==> flow/design.v <==
module cordic_dds # (
   parameter DW = 16,                
   parameter PIPE_DEPTH = 14,        
   parameter limP = 16'h4dba         
)
( 
   sin_o, cos_o, err_o,
   clk, phase_i
);
   input             clk;
   input [DW-1:0]    phase_i;        
   output [DW:0]     sin_o, cos_o;   
   output [DW:0]     err_o;          
   reg [DW:0] cos_r, sin_o_r;
   reg [DW:0] x[PIPE_DEPTH:0];
   reg [DW:0] y[PIPE_DEPTH:0];
   reg [DW:0] z[PIPE_DEPTH:0];
   reg [1:0] quadrant [PIPE_DEPTH:0];
   wire [DW:0] atan_rom[PIPE_DEPTH:0];
   assign atan_rom[0] = 8189;
   assign atan_rom[1] = 4834;
   assign atan_rom[2] = 2554;
   assign atan_rom[3] = 1296;
   assign atan_rom[4] = 650;
   assign atan_rom[5] = 325;
   assign atan_rom[6] = 162;
   assign atan_rom[7] = 81;
   assign atan_rom[8] = 40;
   assign atan_rom[9] = 20;
   assign atan_rom[10] = 10;
   assign atan_rom[11] = 5;
   assign atan_rom[12] = 2;
   assign atan_rom[13] = 1;
   assign atan_rom[14] = 0;
   always @ (posedge clk) begin  
      x[0] <= {1'b0, limP};
      y[0] <= 0;
      z[0] <= {3'b0, phase_i[DW-1-2:0]};  
   end
   always @ (posedge clk) begin  
      x[1] <= x[0] - y[0];
      y[1] <= x[0] + y[0];
      z[1] <= z[0] - atan_rom[0];  
   end
   generate
      genvar k;
      for(k=1; k<PIPE_DEPTH; k=k+1) begin
         always @ (posedge clk) begin
            if (z[k][DW]) begin  
               x[k+1] <= x[k] + {{k{y[k][DW]}},y[k][DW:k]};  
               y[k+1] <= y[k] - {{k{x[k][DW]}},x[k][DW:k]};  
               z[k+1] <= z[k] + atan_rom[k];
            end else begin
               x[k+1] <= x[k] - {{k{y[k][DW]}},y[k][DW:k]};
               y[k+1] <= y[k] + {{k{x[k][DW]}},x[k][DW:k]};
               z[k+1] <= z[k] - atan_rom[k];
            end
         end
      end
   endgenerate
   always @ (posedge clk) begin
      quadrant[0] <= phase_i[DW-1:DW-2];
   end
   generate
      genvar j;
      for(j=0; j<PIPE_DEPTH; j=j+1) begin
         always @ (posedge clk) begin
            quadrant[j+1] <= quadrant[j];
         end
      end
   endgenerate
   always @ (posedge clk)
      case(quadrant[PIPE_DEPTH])
         2'b00: begin
            cos_r <= x[PIPE_DEPTH];  
            sin_o_r <= y[PIPE_DEPTH];  
         end
         2'b01: begin
            cos_r <= ~(y[PIPE_DEPTH]) + 1'b1;  
            sin_o_r <= x[PIPE_DEPTH];  
         end
         2'b10: begin
            cos_r <= ~(x[PIPE_DEPTH]) + 1'b1;  
            sin_o_r <= ~(y[PIPE_DEPTH]) + 1'b1;  
         end
         2'b11: begin
            cos_r <= y[PIPE_DEPTH];  
            sin_o_r <= ~(x[PIPE_DEPTH]) + 1'b1;  
         end
      endcase
   assign cos_o = cos_r;
   assign sin_o = sin_o_r;
   assign err_o = z[PIPE_DEPTH];
endmodule
* Reports on cordic_dds
The steps from the RTL of cordic_dds to its reports follow in flow order.
Line numbers count from 1 in the design file above.
The mark n/a stands for no value.
- Top module :: cordic_dds
- Clock port :: clk
- Standard-cell library :: sky130hd
- Library corner :: tt_025C_1v80

* After elaboration
Yosys after proc, flatten, opt, wreduce and memory -nomap, before mapping. Enables and synchronous resets that opt folds into registers are not counted as muxes. Print and check cells are not counted. Equal cells are merged and count once.
- Elaborated cells :: 182
- Register bits :: 752
- Output and inout bits :: 51
- Bits of input ports :: 17
- Reduce/logical cells :: 1
- Bitwise logic cells :: 2
- Multiplexer cells :: 41
- $add $sub $neg :: 77
- Equality and inequality tests :: 3
** Operator list (number)
- 17-bit two-way mux :: 37
- 17-bit adder :: 22
- 17-bit subtractor :: 22
- 17-bit case mux with 4-bit select :: 2
- 17-bit by 1-bit adder with 17-bit output (second input constant) :: 3
- 17-bit NOT :: 2
- 15-bit by 13-bit adder with 16-bit output :: 2
- 15-bit by 13-bit subtractor with 16-bit output :: 2
- 15-bit two-way mux :: 2
- 17-bit by 1-bit subtractor with 17-bit output (second input constant) :: 1
- 17-bit by 10-bit adder with 17-bit output (second input constant) :: 1
- 17-bit by 10-bit subtractor with 17-bit output (second input constant) :: 1
- 17-bit by 11-bit adder with 17-bit output (second input constant) :: 1
- 17-bit by 11-bit subtractor with 17-bit output (second input constant) :: 1
- 17-bit by 12-bit adder with 17-bit output (second input constant) :: 1
- 17-bit by 12-bit subtractor with 17-bit output (second input constant) :: 1
- 17-bit by 13-bit adder with 17-bit output (second input constant) :: 1
- 17-bit by 13-bit subtractor with 17-bit output (second input constant) :: 1
- 17-bit by 2-bit adder with 17-bit output (second input constant) :: 1
- 17-bit by 2-bit subtractor with 17-bit output (second input constant) :: 1
- 17-bit by 3-bit adder with 17-bit output (second input constant) :: 1
- 17-bit by 3-bit subtractor with 17-bit output (second input constant) :: 1
- 17-bit by 4-bit adder with 17-bit output (second input constant) :: 1
- 17-bit by 4-bit subtractor with 17-bit output (second input constant) :: 1
- 17-bit by 5-bit adder with 17-bit output (second input constant) :: 1
- 17-bit by 5-bit subtractor with 17-bit output (second input constant) :: 1
- 17-bit by 6-bit adder with 17-bit output (second input constant) :: 1
- 17-bit by 6-bit subtractor with 17-bit output (second input constant) :: 1
Not listed: further kinds 10, cells in them 11.

* Depth
Yosys ltp: most cells in a row. Word level: on the elaborated netlist, between registers, memories and ports. Mapped: between sequential cells and ports; inverters and the memories' decode and read muxes count.
- Word-level depth :: 3
- ABC_AREA :: 1
- Gate-level depth with buffers :: 20
- Mapped depth without buffers :: 20

* Synthesis result
Source: synth_stat.txt of the flow (Yosys; design flattened, memories mapped). It holds for the ABC_AREA given above (unset counts as 0); a run with the other value may have another netlist.
Totals and module areas in this step are rounded.
- Flip-flop cells :: 718
- Area of sequential cells :: 14400 µm²
- Mapped area :: 51200 µm²
- Cell count :: 7492
- Buffer cells :: 46
** Cells by type
- sky130_fd_sc_hd__dfxtp_1 :: number 718, area in all 1.44E+04 µm²
- sky130_fd_sc_hd__nand2_1 :: number 2133, area in all 8.01E+03 µm²
- sky130_fd_sc_hd__ha_1 :: number 597, area in all 7.47E+03 µm²
- sky130_fd_sc_hd__xor2_1 :: number 415, area in all 3.63E+03 µm²
- sky130_fd_sc_hd__inv_1 :: number 908, area in all 3.41E+03 µm²
- sky130_fd_sc_hd__nand3_1 :: number 596, area in all 2.98E+03 µm²
- sky130_fd_sc_hd__a21oi_1 :: number 551, area in all 2.76E+03 µm²
- sky130_fd_sc_hd__nor2_1 :: number 667, area in all 2.5E+03 µm²
- sky130_fd_sc_hd__o21ai_0 :: number 320, area in all 1.6E+03 µm²
- sky130_fd_sc_hd__fa_1 :: number 35, area in all 700.672 µm²
- sky130_fd_sc_hd__xnor2_1 :: number 54, area in all 472.954 µm²
- sky130_fd_sc_hd__nand4_1 :: number 74, area in all 462.944 µm²
- sky130_fd_sc_hd__a21o_1 :: number 58, area in all 435.418 µm²
- sky130_fd_sc_hd__and2_1 :: number 56, area in all 350.336 µm²
- sky130_fd_sc_hd__o21ai_2 :: number 27, area in all 236.477 µm²
- sky130_fd_sc_hd__nor3_1 :: number 43, area in all 215.206 µm²
- sky130_fd_sc_hd__o21bai_1 :: number 25, area in all 187.68 µm²
- sky130_fd_sc_hd__buf_2 :: number 33, area in all 165.158 µm²
Not listed: further types 31, cells in them 182.

* Path before layout
Source: OpenSTA report_checks on the synthesized netlist (no wires, ideal clock, input and output delay 20% of the period each), path of least setup slack; recovery checks are left aside. Register names are those of the netlist, which keeps one name where synthesis merged equal registers.
- Path type :: flip-flop to flip-flop
- From :: register y[8][8]
- To :: register x[9][15]
- Slack :: 2.674 ns
- Data required time :: 4.888 ns
- Arrival time :: 2.214 ns
- Buffers on the path :: 0
- Driving pins on the path :: 19
- Delay of the path :: 2.326 ns
- Launch time at the first pin :: 0.000 ns
- Setup time :: 0.112 ns
- Clock period :: 5.0 ns
- Period reached after synthesis :: 2.326 ns
"delay of the path" is the arrival time less input delay plus setup time.
"driving pins on the path" counts driving pins, that of a launching flip-flop among them; a cell with two outputs on the path counts twice.
"period reached after synthesis" is the clock period less the worst setup slack; recovery checks do not enter. This is arithmetic on one report: input and output delays are still those of the set period (20% each).
The rows between start and end are the longest chain of elaborated cells between them; the timing report does not say that the signal goes this way. Where chains are equally long, one stands for them.
Each line given opens the expression or statement behind the cell; cells for indexed reads and writes are added by Yosys, which also makes memories of some case tables.
- Path through :: sky130_fd_sc_hd__dfxtp_1 > sky130_fd_sc_hd__inv_1 > sky130_fd_sc_hd__ha_1 > sky130_fd_sc_hd__inv_1 > sky130_fd_sc_hd__nor2_1 > sky130_fd_sc_hd__nand3_1 > sky130_fd_sc_hd__nor2_1 > sky130_fd_sc_hd__nand2_1 > sky130_fd_sc_hd__ha_1 > sky130_fd_sc_hd__nand2_1 > sky130_fd_sc_hd__nand2_1 > sky130_fd_sc_hd__inv_1 > sky130_fd_sc_hd__ha_1 > sky130_fd_sc_hd__a21oi_1 > sky130_fd_sc_hd__o21ai_0 > sky130_fd_sc_hd__a21oi_1 > sky130_fd_sc_hd__nand2_1 > sky130_fd_sc_hd__nand2_1 > sky130_fd_sc_hd__nand2_1
- Cells in the longest elaborated chain :: 2
- Elaborated cells between the ends (all ways) :: 3
- Source lines of those cells :: 3
- Classes of those cells :: add/sub (2); mux (1)
** RTL lines, path after synthesis
- start, declared :: RTL line 16 : reg [DW:0] y[PIPE_DEPTH:0];
- start, assigned :: RTL line 51 : y[k+1] <= y[k] - {{k{x[k][DW]}},x[k][DW:k]};
- start, assigned :: RTL line 55 : y[k+1] <= y[k] + {{k{x[k][DW]}},x[k][DW:k]};
- 17-bit subtractor :: RTL line 54 : x[k+1] <= x[k] - {{k{y[k][DW]}},y[k][DW:k]};
- 17-bit two-way mux :: RTL line 49 : if (z[k][DW]) begin
- end, assigned :: RTL line 50 : x[k+1] <= x[k] + {{k{y[k][DW]}},y[k][DW:k]};
- end, assigned :: RTL line 54
- end, declared :: RTL line 15 : reg [DW:0] x[PIPE_DEPTH:0];

* Timing after layout
From the final timing report of record 1: the path of least setup slack in the routed layout; clock arrival at registers is part of the times.
- Path type :: flip-flop to flip-flop
- From :: register z[5][16]
- To :: register x[6][14]
- Driving pins on the path :: 14
- Buffers on the path :: 3
- Data required time :: 7.56 ns
- Launch time at the first pin :: 0.72 ns
- Slack :: 3.34 ns
- Clock period :: 7.0 ns
- Setup time :: 0.11 ns
- Arrival time :: 4.23 ns
The rows between start and end are the longest chain of elaborated cells between them; the timing report does not say that the signal goes this way. Where chains are equally long, one stands for them.
- Path through :: sky130_fd_sc_hd__dfxtp_1 > sky130_fd_sc_hd__buf_2 > sky130_fd_sc_hd__inv_1 > sky130_fd_sc_hd__buf_4 > sky130_fd_sc_hd__buf_4 > sky130_fd_sc_hd__o21ai_0 > sky130_fd_sc_hd__fa_1 > sky130_fd_sc_hd__nand2_1 > sky130_fd_sc_hd__nand2_1 > sky130_fd_sc_hd__nand2_1 > sky130_fd_sc_hd__o21ai_2 > sky130_fd_sc_hd__nand3_1 > sky130_fd_sc_hd__nand3_1 > sky130_fd_sc_hd__nand2_1
- Cells in the longest elaborated chain :: 1
- Elaborated cells between the ends (all ways) :: 1
- Source lines of those cells :: 1
- Classes of those cells :: mux (1)
** RTL lines, path after layout
- start, declared :: RTL line 17 : reg [DW:0] z[PIPE_DEPTH:0];
- start, assigned :: RTL line 52 : z[k+1] <= z[k] + atan_rom[k];
- start, assigned :: RTL line 56 : z[k+1] <= z[k] - atan_rom[k];
- 17-bit two-way mux :: RTL line 49 : if (z[k][DW]) begin
- end, assigned :: RTL line 50 : x[k+1] <= x[k] + {{k{y[k][DW]}},y[k][DW:k]};
- end, assigned :: RTL line 54 : x[k+1] <= x[k] - {{k{y[k][DW]}},y[k][DW:k]};
- end, declared :: RTL line 15 : reg [DW:0] x[PIPE_DEPTH:0];

Data sheet: physical implementation of cordic_dds

Stored flow runs of cordic_dds (3 of them; Yosys, OpenROAD, sky130hd). They differ in their settings and are not a sequence. Constraints: input delay and output delay 20% of the set period each, output load 0.01 pF.
"clock period achieved" means the clock period less the worst setup slack. The figure is calculated, with input and output delays left at 20% of the set period.
"time of the worst setup path" = time allowed to the worst setup path (clock period - input delay - output delay, where it has them) - its slack; a late launch clock adds to it, a late capture clock takes from it.
Results are given in rounded form.

* Record 1
** Files
==> flow/run.sh <==
#!/bin/bash
# the make line also repeats the synthesis and layout settings of config.mk as NAME=value (left out here)
make -C /OpenROAD-flow-scripts/flow DESIGN_CONFIG=/design/flow/config.mk WORK_HOME=/design/flow/orfs CLKGATE_MAP_FILE= finish
==> flow/config.mk <==
export PLATFORM = sky130hd
export DESIGN_NAME = cordic_dds
export DESIGN_NICKNAME = cordic_dds
export VERILOG_FILES = /design/flow/design.v
export SDC_FILE = /design/flow/constraint.sdc
export NUM_CORES = 4
export LEC_CHECK = 0
export ABC_AREA = 1
export CAP_MARGIN = 0
export CELL_PAD_IN_SITES_DETAIL_PLACEMENT = 2
export CORE_MARGIN = 9
export CORE_UTILIZATION = 31
export CTS_CLUSTER_DIAMETER = 232
export CTS_CLUSTER_SIZE = 23
export GPL_ROUTABILITY_DRIVEN = 0
export GPL_TIMING_DRIVEN = 0
export HOLD_SLACK_MARGIN = 0.08
export MIN_ROUTING_LAYER = met1
export PLACE_DENSITY_LB_ADDON = 0.27
export SETUP_SLACK_MARGIN = 0.04
export SLEW_MARGIN = 40
export TNS_END_PERCENT = 10
==> flow/constraint.sdc <==
create_clock -name core_clock -period 7.0 [get_ports {clk}]
set_input_delay 1.4000 -clock core_clock [delete_from_list [all_inputs] [get_ports {clk}]]
set_output_delay 1.4000 -clock core_clock [all_outputs]
set_load 0.01 [all_outputs]
** Results
- Worst hold slack in the final report :: 0.332 ns
- Clock period achieved :: 3.660 ns
- Overall die area :: 180000 µm²
- Setup TNS :: 0.000 ns
- Utilization in the final report :: 34.0%
- Setup slack of the critical path :: 3.34 ns
- Chip area after synthesis (Yosys) :: 51200 µm²
- Time of the worst setup path :: 3.66 ns
- Class of the worst setup path :: flip-flop to flip-flop
- Standard-cell area of the final layout :: 55700 µm²

* Record 2
** Files
==> flow/run.sh <==
#!/bin/bash
# the make line also repeats the synthesis and layout settings of config.mk as NAME=value (left out here)
make -C /OpenROAD-flow-scripts/flow DESIGN_CONFIG=/design/flow/config.mk WORK_HOME=/design/flow/orfs CLKGATE_MAP_FILE= finish
==> flow/config.mk <==
export PLATFORM = sky130hd
export DESIGN_NAME = cordic_dds
export DESIGN_NICKNAME = cordic_dds
export VERILOG_FILES = /design/flow/design.v
export SDC_FILE = /design/flow/constraint.sdc
export NUM_CORES = 4
export LEC_CHECK = 0
export CAP_MARGIN = 20
export CORE_MARGIN = 2
export CORE_UTILIZATION = 40
export SETUP_SLACK_MARGIN = -0.36
export SLEW_MARGIN = 20
==> flow/constraint.sdc <==
create_clock -name core_clock -period 4.0 [get_ports {clk}]
set_input_delay 0.8000 -clock core_clock [delete_from_list [all_inputs] [get_ports {clk}]]
set_output_delay 0.8000 -clock core_clock [all_outputs]
set_load 0.01 [all_outputs]
** Results
- Setup slack of the critical path :: 0.352 ns
- Setup TNS :: 0.000 ns
- Overall die area :: 112000 µm²
- Utilization in the final report :: 45.3%
- Time of the worst setup path :: 3.65 ns
- Class of the worst setup path :: flip-flop to flip-flop
- Standard-cell area of the final layout :: 49100 µm²
- Clock period achieved :: 3.648 ns
- Chip area after synthesis (Yosys) :: 43700 µm²
- Worst hold slack in the final report :: 0.306 ns

* Record 3
** Files
==> flow/run.sh <==
#!/bin/bash
# the make line also repeats the synthesis and layout settings of config.mk as NAME=value (left out here)
make -C /OpenROAD-flow-scripts/flow DESIGN_CONFIG=/design/flow/config.mk WORK_HOME=/design/flow/orfs CLKGATE_MAP_FILE= finish
==> flow/config.mk <==
export PLATFORM = sky130hd
export DESIGN_NAME = cordic_dds
export DESIGN_NICKNAME = cordic_dds
export VERILOG_FILES = /design/flow/design.v
export SDC_FILE = /design/flow/constraint.sdc
export NUM_CORES = 4
export LEC_CHECK = 0
export CAP_MARGIN = 20
export CELL_PAD_IN_SITES_DETAIL_PLACEMENT = 0
export CELL_PAD_IN_SITES_GLOBAL_PLACEMENT = 3
export CORE_ASPECT_RATIO = 1.25
export CORE_MARGIN = 9
export CORE_UTILIZATION = 40
export CTS_CLUSTER_SIZE = 55
export GPL_TIMING_DRIVEN = 1
export MIN_ROUTING_LAYER = met2
export SLEW_MARGIN = 20
export TNS_END_PERCENT = 5
==> flow/constraint.sdc <==
create_clock -name core_clock -period 4.98 [get_ports {clk}]
set_input_delay 0.9960 -clock core_clock [delete_from_list [all_inputs] [get_ports {clk}]]
set_output_delay 0.9960 -clock core_clock [all_outputs]
set_load 0.01 [all_outputs]
** Results
- Utilization in the final report :: 45.1%
- Setup slack of the critical path :: 0.877 ns
- Standard-cell area of the final layout :: 48900 µm²
- Setup TNS :: 0.000 ns
- Overall die area :: 122000 µm²
- Time of the worst setup path :: 4.10 ns
- Class of the worst setup path :: flip-flop to flip-flop
- Worst hold slack in the final report :: 0.322 ns
- Clock period achieved :: 4.103 ns
- Chip area after synthesis (Yosys) :: 43700 µm²
